==> flow/design.v <==
`timescale 1ns / 1ns
module alu_top(clk, a, b, s, result, zero);
input clk;
input [15:0] a, b;
input [3:0] s;
output reg [15:0] result;
output reg zero;
reg [15:0] a_q, b_q;
reg [3:0] s_q;
wire [15:0] alu_result;
wire alu_zero;
always @(posedge clk) begin
    a_q <= a;
    b_q <= b;
    s_q <= s;
    result <= alu_result;
    zero <= alu_zero;
end
alu u_alu(.a(a_q), .b(b_q), .s(s_q), .result(alu_result), .zero_detection(alu_zero));
endmodule

`timescale 1ns / 1ns
module three_to_one_mux(d0,d1,d2,s,y);
input [15:0] d0, d1, d2;
input [1:0] s;
output [15:0] y;
reg [15:0] y;
always@(d0 or d1 or d2 or s)
begin
case(s)
      2'b00  : y = d0;
      2'b01  : y = d1;
      2'b10  : y = d2;
      default : y = d0; 
endcase
end
endmodule
module rotate_right(n, value, result);
	input [15:0] n, value;
	output reg [15:0] result;
	reg [15:0] temp, temp2;
	always@(*)
	begin
		temp = 16'd0;
		temp2 = 16'd0;
		case(n[3:0])
			0:
				begin
				result = value;
				end
			1:
				begin
				temp = { {15 - 1 + 1{1'b0}}, value[1 - 1: 0] };
				temp2 = value >> 1;
				result = {temp[1 - 1: 0] , temp2[15 - 1: 0]};
				end
			2:
				begin
				temp = { {15 - 2 + 1{1'b0}}, value[2 - 1: 0] };
				temp2 = value >> 2;
				result = {temp[2 - 1: 0] , temp2[15 - 2: 0]};
				end
			3:
				begin
				temp = { {15 - 3 + 1{1'b0}}, value[3 - 1: 0] };
				temp2 = value >> 3;
				result = {temp[3 - 1: 0] , temp2[15 - 3: 0]};
				end
			4:
				begin
				temp = { {15 - 4 + 1{1'b0}}, value[4 - 1: 0] };
				temp2 = value >> 4;
				result = {temp[4 - 1: 0] , temp2[15 - 4: 0]};
				end
			5:
				begin
				temp = { {15 - 5 + 1{1'b0}}, value[5 - 1: 0] };
				temp2 = value >> 5;
				result = {temp[5 - 1: 0] , temp2[15 - 5: 0]};
				end
			6:
				begin
				temp = { {15 - 6 + 1{1'b0}}, value[6 - 1: 0] };
				temp2 = value >> 6;
				result = {temp[6 - 1: 0] , temp2[15 - 6: 0]};
				end
			7:
				begin
				temp = { {15 - 7 + 1{1'b0}}, value[7 - 1: 0] };
				temp2 = value >> 7;
				result = {temp[7 - 1: 0] , temp2[15 - 7: 0]};
				end
			8:
				begin
				temp = { {15 - 8 + 1{1'b0}}, value[8 - 1: 0] };
				temp2 = value >> 8;
				result = {temp[8 - 1: 0] , temp2[15 - 8: 0]};
				end
			9:
				begin
				temp = { {15 - 9 + 1{1'b0}}, value[9 - 1: 0] };
				temp2 = value >> 9;
				result = {temp[9 - 1: 0] , temp2[15 - 9: 0]};
				end
			10:
				begin
				temp = { {15 - 10 + 1{1'b0}}, value[10 - 1: 0] };
				temp2 = value >> 10;
				result = {temp[10 - 1: 0] , temp2[15 - 10: 0]};
				end
			11:
				begin
				temp = { {15 - 11 + 1{1'b0}}, value[11 - 1: 0] };
				temp2 = value >> 11;
				result = {temp[11 - 1: 0] , temp2[15 - 11: 0]};
				end
			12:
				begin
				temp = { {15 - 12 + 1{1'b0}}, value[12 - 1: 0] };
				temp2 = value >> 12;
				result = {temp[12 - 1: 0] , temp2[15 - 12: 0]};
				end
			13:
				begin
				temp = { {15 - 13 + 1{1'b0}}, value[13 - 1: 0] };
				temp2 = value >> 13;
				result = {temp[13 - 1: 0] , temp2[15 - 13: 0]};
				end
			14:
				begin
				temp = { {15 - 14 + 1{1'b0}}, value[14 - 1: 0] };
				temp2 = value >> 14;
				result = {temp[14 - 1: 0] , temp2[15 - 14: 0]};
				end
			15:
				begin
				temp = { {15 - 15 + 1{1'b0}}, value[15 - 1: 0] };
				temp2 = value >> 15;
				result = {temp[15 - 1: 0] , temp2[15 - 15: 0]};
				end
		endcase
	end
endmodule
module rotate_left(n, value, result);
	input [15:0] n, value;
	output reg [15:0] result;
	reg [15:0] temp, temp2;
	always@(*)
	begin
		temp = 16'd0;
		temp2 = 16'd0;
		case(n[3:0])
			0:
				begin
				result = value;
				end
			1:
				begin
				temp = { {15 - 1 + 1{1'b0}}, value[15:15 - 1 + 1] };
				temp2 = value << 1;
				result = {temp2[15:1] , temp[1 - 1:0]};
				end
			2:
				begin
				temp = { {15 - 2 + 1{1'b0}}, value[15:15 - 2 + 1] };
				temp2 = value << 2;
				result = {temp2[15:2] , temp[2 - 1:0]};
				end
			3:
				begin
				temp = { {15 - 3 + 1{1'b0}}, value[15:15 - 3 + 1] };
				temp2 = value << 3;
				result = {temp2[15:3] , temp[3 - 1:0]};
				end
			4:
				begin
				temp = { {15 - 4 + 1{1'b0}}, value[15:15 - 4 + 1] };
				temp2 = value << 4;
				result = {temp2[15:4] , temp[4 - 1:0]};
				end
			5:
				begin
				temp = { {15 - 5 + 1{1'b0}}, value[15:15 - 5 + 1] };
				temp2 = value << 5;
				result = {temp2[15:5] , temp[5 - 1:0]};
				end
			6:
				begin
				temp = { {15 - 6 + 1{1'b0}}, value[15:15 - 6 + 1] };
				temp2 = value << 6;
				result = {temp2[15:6] , temp[6 - 1:0]};
				end
			7:
				begin
				temp = { {15 - 7 + 1{1'b0}}, value[15:15 - 7 + 1] };
				temp2 = value << 7;
				result = {temp2[15:7] , temp[7 - 1:0]};
				end
			8:
				begin
				temp = { {15 - 8 + 1{1'b0}}, value[15:15 - 8 + 1] };
				temp2 = value << 8;
				result = {temp2[15:8] , temp[8 - 1:0]};
				end
			9:
				begin
				temp = { {15 - 9 + 1{1'b0}}, value[15:15 - 9 + 1] };
				temp2 = value << 9;
				result = {temp2[15:9] , temp[9 - 1:0]};
				end
			10:
				begin
				temp = { {15 - 10 + 1{1'b0}}, value[15:15 - 10 + 1] };
				temp2 = value << 10;
				result = {temp2[15:10] , temp[10 - 1:0]};
				end
			11:
				begin
				temp = { {15 - 11 + 1{1'b0}}, value[15:15 - 11 + 1] };
				temp2 = value << 11;
				result = {temp2[15:11] , temp[11 - 1:0]};
				end
			12:
				begin
				temp = { {15 - 12 + 1{1'b0}}, value[15:15 - 12 + 1] };
				temp2 = value << 12;
				result = {temp2[15:12] , temp[12 - 1:0]};
				end
			13:
				begin
				temp = { {15 - 13 + 1{1'b0}}, value[15:15 - 13 + 1] };
				temp2 = value << 13;
				result = {temp2[15:13] , temp[13 - 1:0]};
				end
			14:
				begin
				temp = { {15 - 14 + 1{1'b0}}, value[15:15 - 14 + 1] };
				temp2 = value << 14;
				result = {temp2[15:14] , temp[14 - 1:0]};
				end
			15:
				begin
				temp = { {15 - 15 + 1{1'b0}}, value[15:15 - 15 + 1] };
				temp2 = value << 15;
				result = {temp2[15:15] , temp[15 - 1:0]};
				end
		endcase
	end
endmodule
`timescale 1ns / 1ns
module alu(a,b,s,result,zero_detection);
input [15:0] a, b;
input [3:0] s;
output [15:0] result;
output reg zero_detection;
wire [15:0] rol_result, ror_result;
reg [15:0] other_result;
reg [1:0] mux_select;
wire [15:0] temp_result;
rotate_left rl1(.n(a), .value(b), .result(rol_result));
rotate_right rr1(.n(a), .value(b), .result(ror_result));
three_to_one_mux mux_1(.d0(rol_result),.d1(ror_result),.d2(other_result),.s(mux_select),.y(temp_result));
always@(*)
begin
 other_result = 16'd0;
 mux_select = 2'h2;
 case(s)
      4'b1111: begin other_result = a + b; mux_select = 3'h2;end   
      4'b1110: begin other_result = a - b; mux_select = 3'h2;end  
      4'b1101: begin other_result = a & b; mux_select = 3'h2;end 
      4'b1100: begin other_result = a | b; mux_select = 3'h2;end 
      4'b0001: begin other_result = a * b; mux_select = 3'h2;end
      4'b1100: begin other_result = a / b; mux_select = 3'h2;end
      4'b1010: begin other_result = a<<b; mux_select = 3'h2;end
      4'b1011: begin other_result = a>>b; mux_select = 3'h2;end
      4'b1000:    begin 
                  if (a < b) 
                        begin 
                              other_result = 16'd1; 
                              mux_select = 3'h2; 
                        end
                  else
                        begin
                              other_result = 0;
                              mux_select = 3'h2; 
                        end
                  end 
      4'b1001:    begin 
                  if(a > b) 
                        begin
                              other_result = 16'd1; 
                              mux_select = 3'h2;
                        end
                  else
                        begin
                              other_result = 0;
                              mux_select = 3'h2; 
                        end
                  end
      4'b1001: begin mux_select = 3'h0;end
      4'b1010: begin mux_select = 3'h1; end
      default: ;
endcase      
end 
always@(*)
begin
if(result == 0)
      zero_detection = 1;
else
      zero_detection = 0;
end 
assign result = temp_result;
endmodule
Reports on alu_top
The steps from the RTL of alu_top to its reports follow in flow order. Line numbers count from 1 in the design file above. Cell names lack the library's common part. Not given: -

Design top: alu_top. Clock port: clk. Cell library: sky130hd. Library corner: tt_025C_1v80.

Word level
Source: Yosys, flattened and elaborated, memories not mapped. Widths are those after wreduce; folded enables and synchronous resets count as part of the registers. Registers that Yosys merges into a memory's read port (data or address) are not register bits. Print and check cells do not count. Equal cells are merged and count once.

For $add $sub $neg the number is 2. Divide/modulo/power cells: 0. The figure for $mul is 1. Under $lt $le $gt $ge stands 2. For bitwise operators the number is 2. The figure for eq/ne operators is 9. Mux-type cells: 4. Under reduce/logical cells stands 1. The entry for shift-type cells reads 2.

Operator list (count): multiplier 16 x 16 -> 16 bit (1); parallel mux 16 bit (select 9 bit) (1); equality test 4 bit (second input constant) (8); adder 16 bit (1); subtractor 16 bit (1); > comparator 16 bit (1); less-than comparator 16 bit (1); AND 16 bit (1); OR 16 bit (1); << shifter 16 x 16 -> 16 bit (1); right shift 16 x 16 -> 16 bit (1); zero test 16 bit (1); equality test 4 x 1 -> 1 bit (second input constant) (1); two-way mux 1 bit (3).

For RAM bits the number is 0. Under flip-flop bits (word level) stands 53. The figure for ROM bits is 0. For word width x clocked read ports the number is 0. For memories the number is 0. The entry for bits in latches reads 0.

Longest topological paths
Yosys ltp: most cells in a row. Word level: on the elaborated netlist, between registers, memories and ports. Mapped: between sequential cells and ports; inverters and the memories' decode and read muxes count.

The entry for word-level depth reads 5. ABC_AREA: 0. For depth in mapped cells the number is 26. For mapped depth without buffers the number is 23.

Netlist
The flow's flattened synthesis, as Yosys stat reports it; memories are mapped. The netlist is that of the ABC_AREA named above (0 if unset); the other value can give another one. The area totals of this step are shown rounded.

For cell count the number is 1092. The figure for mapped area is 8800 µm². The figure for sequential area is 1100 µm². The entry for buffers reads 63. For flip-flops the number is 53.

Cell types (count): fa_1 (81); ha_1 (99); dfxtp_1 (53); inv_1 (155); nor2_1 (119); nand2_1 (111); xnor2_1 (34); a21oi_1 (59); mux4_2 (13); o21ai_0 (37); clkbuf_1 (47); mux2i_1 (16); xor2_1 (15); nor3_1 (19); or4_1 (12); o221ai_1 (9); nand3_1 (15); a221oi_1 (8).

Not listed: further types 59, cells in them 190. The figures by module come from a second, unflattened synthesis with its own total; it is not the netlist above.

The figure for cells (unflattened synthesis) is 1892. For area (unflattened synthesis) the number is 14000 µm².

Rows give one instance, submodules left out.

By module: alu (times used 1, seq. area 0.0 µm², area 7400 µm², cells 1003); rotate_left (times used 1, seq. area 0.0 µm², area 2500 µm², cells 393); rotate_right (times used 1, seq. area 0.0 µm², area 2300 µm², cells 384); alu_top (times used 1, seq. area 1100 µm², area 1100 µm², cells 53); three_to_one_mux (times used 1, seq. area 0.0 µm², area 420 µm², cells 59).

Path before layout
OpenSTA on the mapped netlist: ideal clock, no wires. The path of least setup slack (recovery checks aside). Input and output delay are each 20% of the period. Register names are those of the netlist, which keeps one name where synthesis merged equal registers.

Path kind: register -> register. Start point: reg b_q[1]. End point: reg zero. For required time the number is 7.935 ns. The entry for setup slack reads 1.095 ns. The entry for stages on the path reads 26. Under library setup time stands 0.065 ns. Under delay of the path stands 6.906 ns. The figure for arrival is 6.841 ns. The entry for clock period reads 8.0 ns. The figure for path buffers is 4. The entry for synthesis period reached reads 6.905 ns.

"delay of the path" = arrival - input delay + setup time. "stages on the path": output pins that drive a net of the path, with the launching flip-flop's if there is one; two outputs of one cell count as two. "synthesis period reached" is the clock period less the worst setup slack; recovery checks do not enter. This is arithmetic on one report: input and output delays are still those of the set period (20% each). Between the ends stands the longest chain of elaborated cells between them, by number of cells; it is not shown to be the way that was timed. Of several equally long chains one is given. A line is the first line of the expression or statement that the cell stems from. Yosys adds cells for indexed reads and writes and turns some case tables into memories.

Cells stage by stage: dfxtp_1 -> buf_2 -> buf_1 -> buf_1 -> clkbuf_1 -> nand2_1 -> fa_1 -> fa_1 -> inv_1 -> ha_1 -> fa_1 -> ha_1 -> inv_1 -> fa_1 -> inv_1 -> ha_1 -> and2_1 -> o21ai_0 -> nand2_1 -> o41ai_1 -> xor2_1 -> o211ai_1 -> or4_1 -> or4_1 -> or4_1 -> nor2_1. For cells in the longest elaborated chain the number is 5. The entry for elaborated cells on any way between the ends reads 14. RTL lines with such cells: 11. Those cells by class: 2 x add/sub; 1 x mul; 2 x compare; 2 x shift; 4 x mux; 2 x logic; 1 x reduce/logical.

Ends and longest elaborated chain, post-synthesis: start, declared (RTL line 8) `reg [15:0] a_q, b_q;`; start, assigned (RTL line 14) `b_q <= b;`; > comparator 16 bit (RTL line 289) `if(a > b)`; two-way mux 1 bit (RTL line 289); parallel mux 16 bit (select 9 bit) (RTL line 267) `case(s)`; zero test 16 bit (RTL line 307) `if(result == 0)`; two-way mux 1 bit (RTL line 307); end, assigned (RTL line 17) `zero <= alu_zero;`; end, declared (RTL line 7) `output reg zero;`.

Worst path after layout
Path of least setup slack in the final report of entry A (OpenROAD, finished layout, wires in). Where an end is a register, its clock arrival counts in the times.

Path kind: register -> register. Start point: reg a_q[1]. End point: reg zero. Under library setup time stands 0.06 ns. For required time the number is 8.25 ns. The entry for stages on the path reads 22. The entry for setup slack reads 0.78 ns. The figure for path buffers is 0. The figure for arrival is 7.47 ns. The entry for clock period reads 8.0 ns.

Between the ends stands the longest chain of elaborated cells between them, by number of cells; it is not shown to be the way that was timed. Of several equally long chains one is given.

Cells stage by stage: dfxtp_1 -> clkinv_1 -> nor2_1 -> fa_1 -> fa_1 -> ha_1 -> fa_1 -> inv_1 -> fa_1 -> fa_1 -> inv_1 -> ha_1 -> o21a_1 -> o21a_1 -> a21oi_1 -> xor2_1 -> nor2_1 -> nor4_1 -> o311ai_0 -> or4_1 -> or4_1 -> nor2_1. For cells in the longest elaborated chain the number is 5. The entry for elaborated cells on any way between the ends reads 14. RTL lines with such cells: 11. Those cells by class: 2 x add/sub; 1 x mul; 2 x compare; 2 x shift; 4 x mux; 2 x logic; 1 x reduce/logical.

Ends and longest elaborated chain, after layout: start, declared (RTL line 8) `reg [15:0] a_q, b_q;`; start, assigned (RTL line 13) `a_q <= a;`; > comparator 16 bit (RTL line 289) `if(a > b)`; two-way mux 1 bit (RTL line 289); parallel mux 16 bit (select 9 bit) (RTL line 267) `case(s)`; zero test 16 bit (RTL line 307) `if(result == 0)`; two-way mux 1 bit (RTL line 307); end, assigned (RTL line 17) `zero <= alu_zero;`; end, declared (RTL line 7) `output reg zero;`.

Module alu_top, platform sky130hd: 5 stored runs of the flow (Yosys, OpenROAD) with differing settings, in no particular order. Input and output delays are each 20% of the period that was set; the output load is 0.01 pF. "critical setup path time" is the time allowed to the run's worst setup path (the clock period less input and output delay, where it has them) less its slack. Clock arrival times count: a late capture clock shortens it, a late launch clock lengthens it. "total power of the final layout" rests on the timing tool's default activity at the inputs, not on a simulated workload. The results are shown rounded.

Entry A has these settings: CAP_MARGIN 35; CORE_ASPECT_RATIO 1.76; CTS_CLUSTER_DIAMETER 32; CTS_CLUSTER_SIZE 84; PLACE_DENSITY 0.85; period_ns 8.0; CORE_MARGIN 2; CORE_UTILIZATION 40; SLEW_MARGIN 20. The measured summed negative setup slack is 0.000 ns. The measured post-layout utilization is 45%. For the critical setup path time the run shows 7.22 ns. Type of the worst setup path: register -> register. The die size comes to 23,000 µm². The measured cell area after synthesis is 8,800 µm². The measured setup slack of the worst path is 0.78 ns. The measured std-cell area (final layout) is 9,800 µm². The total power of the final layout stands at 2,500 µW. The worst hold slack after layout is 0.73 ns.

Entry B has these settings: CAP_MARGIN 10; CORE_ASPECT_RATIO 1.55; CORE_UTILIZATION 52; HOLD_SLACK_MARGIN 0.04; MIN_ROUTING_LAYER met1; PLACE_DENSITY_LB_ADDON 0.23; SETUP_SLACK_MARGIN 0.34; TNS_END_PERCENT 70; period_ns 4.71; CORE_MARGIN 2; SLEW_MARGIN 20. The measured post-layout utilization is 69%. The measured setup slack of the worst path is -1.5 ns. The total power of the final layout stands at 6,600 µW. The die size comes to 18,000 µm². The measured summed negative setup slack is -5.5 ns. For the critical setup path time the run shows 6.18 ns. Type of the worst setup path: register -> register. The measured std-cell area (final layout) is 11,000 µm². The measured cell area after synthesis is 8,800 µm². The worst hold slack after layout is 0.84 ns.

Entry C has these settings: CORE_ASPECT_RATIO 1.92; CTS_CLUSTER_SIZE 59; MAX_ROUTING_LAYER met4; MIN_ROUTING_LAYER met2; PLACE_DENSITY 0.69; period_ns 8.0; CAP_MARGIN 20; CORE_MARGIN 2; CORE_UTILIZATION 40; SLEW_MARGIN 20. The measured cell area after synthesis is 8,800 µm². The die size comes to 23,000 µm². The measured setup slack of the worst path is 0.79 ns. For the critical setup path time the run shows 7.21 ns. Type of the worst setup path: register -> register. The total power of the final layout stands at 2,700 µW. The measured std-cell area (final layout) is 9,700 µm². The worst hold slack after layout is 0.84 ns. The measured summed negative setup slack is 0.000 ns. The measured post-layout utilization is 45%.

Entry D has these settings: CORE_UTILIZATION 31; period_ns 7.29; CAP_MARGIN 20; CORE_MARGIN 2; SLEW_MARGIN 20. The total power of the final layout stands at 2,700 µW. The measured std-cell area (final layout) is 10,000 µm². The die size comes to 30,000 µm². The measured post-layout utilization is 36%. The measured summed negative setup slack is 0.000 ns. The measured cell area after synthesis is 8,800 µm². The worst hold slack after layout is 0.85 ns. For the critical setup path time the run shows 6.86 ns. Type of the worst setup path: register -> register. The measured setup slack of the worst path is 0.43 ns.

Entry E has these settings: CORE_ASPECT_RATIO 0.54; CORE_UTILIZATION 59; CTS_CLUSTER_SIZE 16; GPL_ROUTABILITY_DRIVEN 1; GPL_TIMING_DRIVEN 0; MAX_ROUTING_LAYER met4; MIN_ROUTING_LAYER met1; PLACE_DENSITY_LB_ADDON 0.12; SETUP_SLACK_MARGIN 1.29; SLEW_MARGIN 25; TNS_END_PERCENT 95; period_ns 12.6; CAP_MARGIN 20; CORE_MARGIN 2. The measured cell area after synthesis is 8,800 µm². The measured post-layout utilization is 68%. The worst hold slack after layout is 0.81 ns. The measured std-cell area (final layout) is 9,700 µm². The measured summed negative setup slack is 0.000 ns. The total power of the final layout stands at 1,600 µW. For the critical setup path time the run shows 8.88 ns. Type of the worst setup path: register -> register. The measured setup slack of the worst path is 3.7 ns. The die size comes to 16,000 µm².
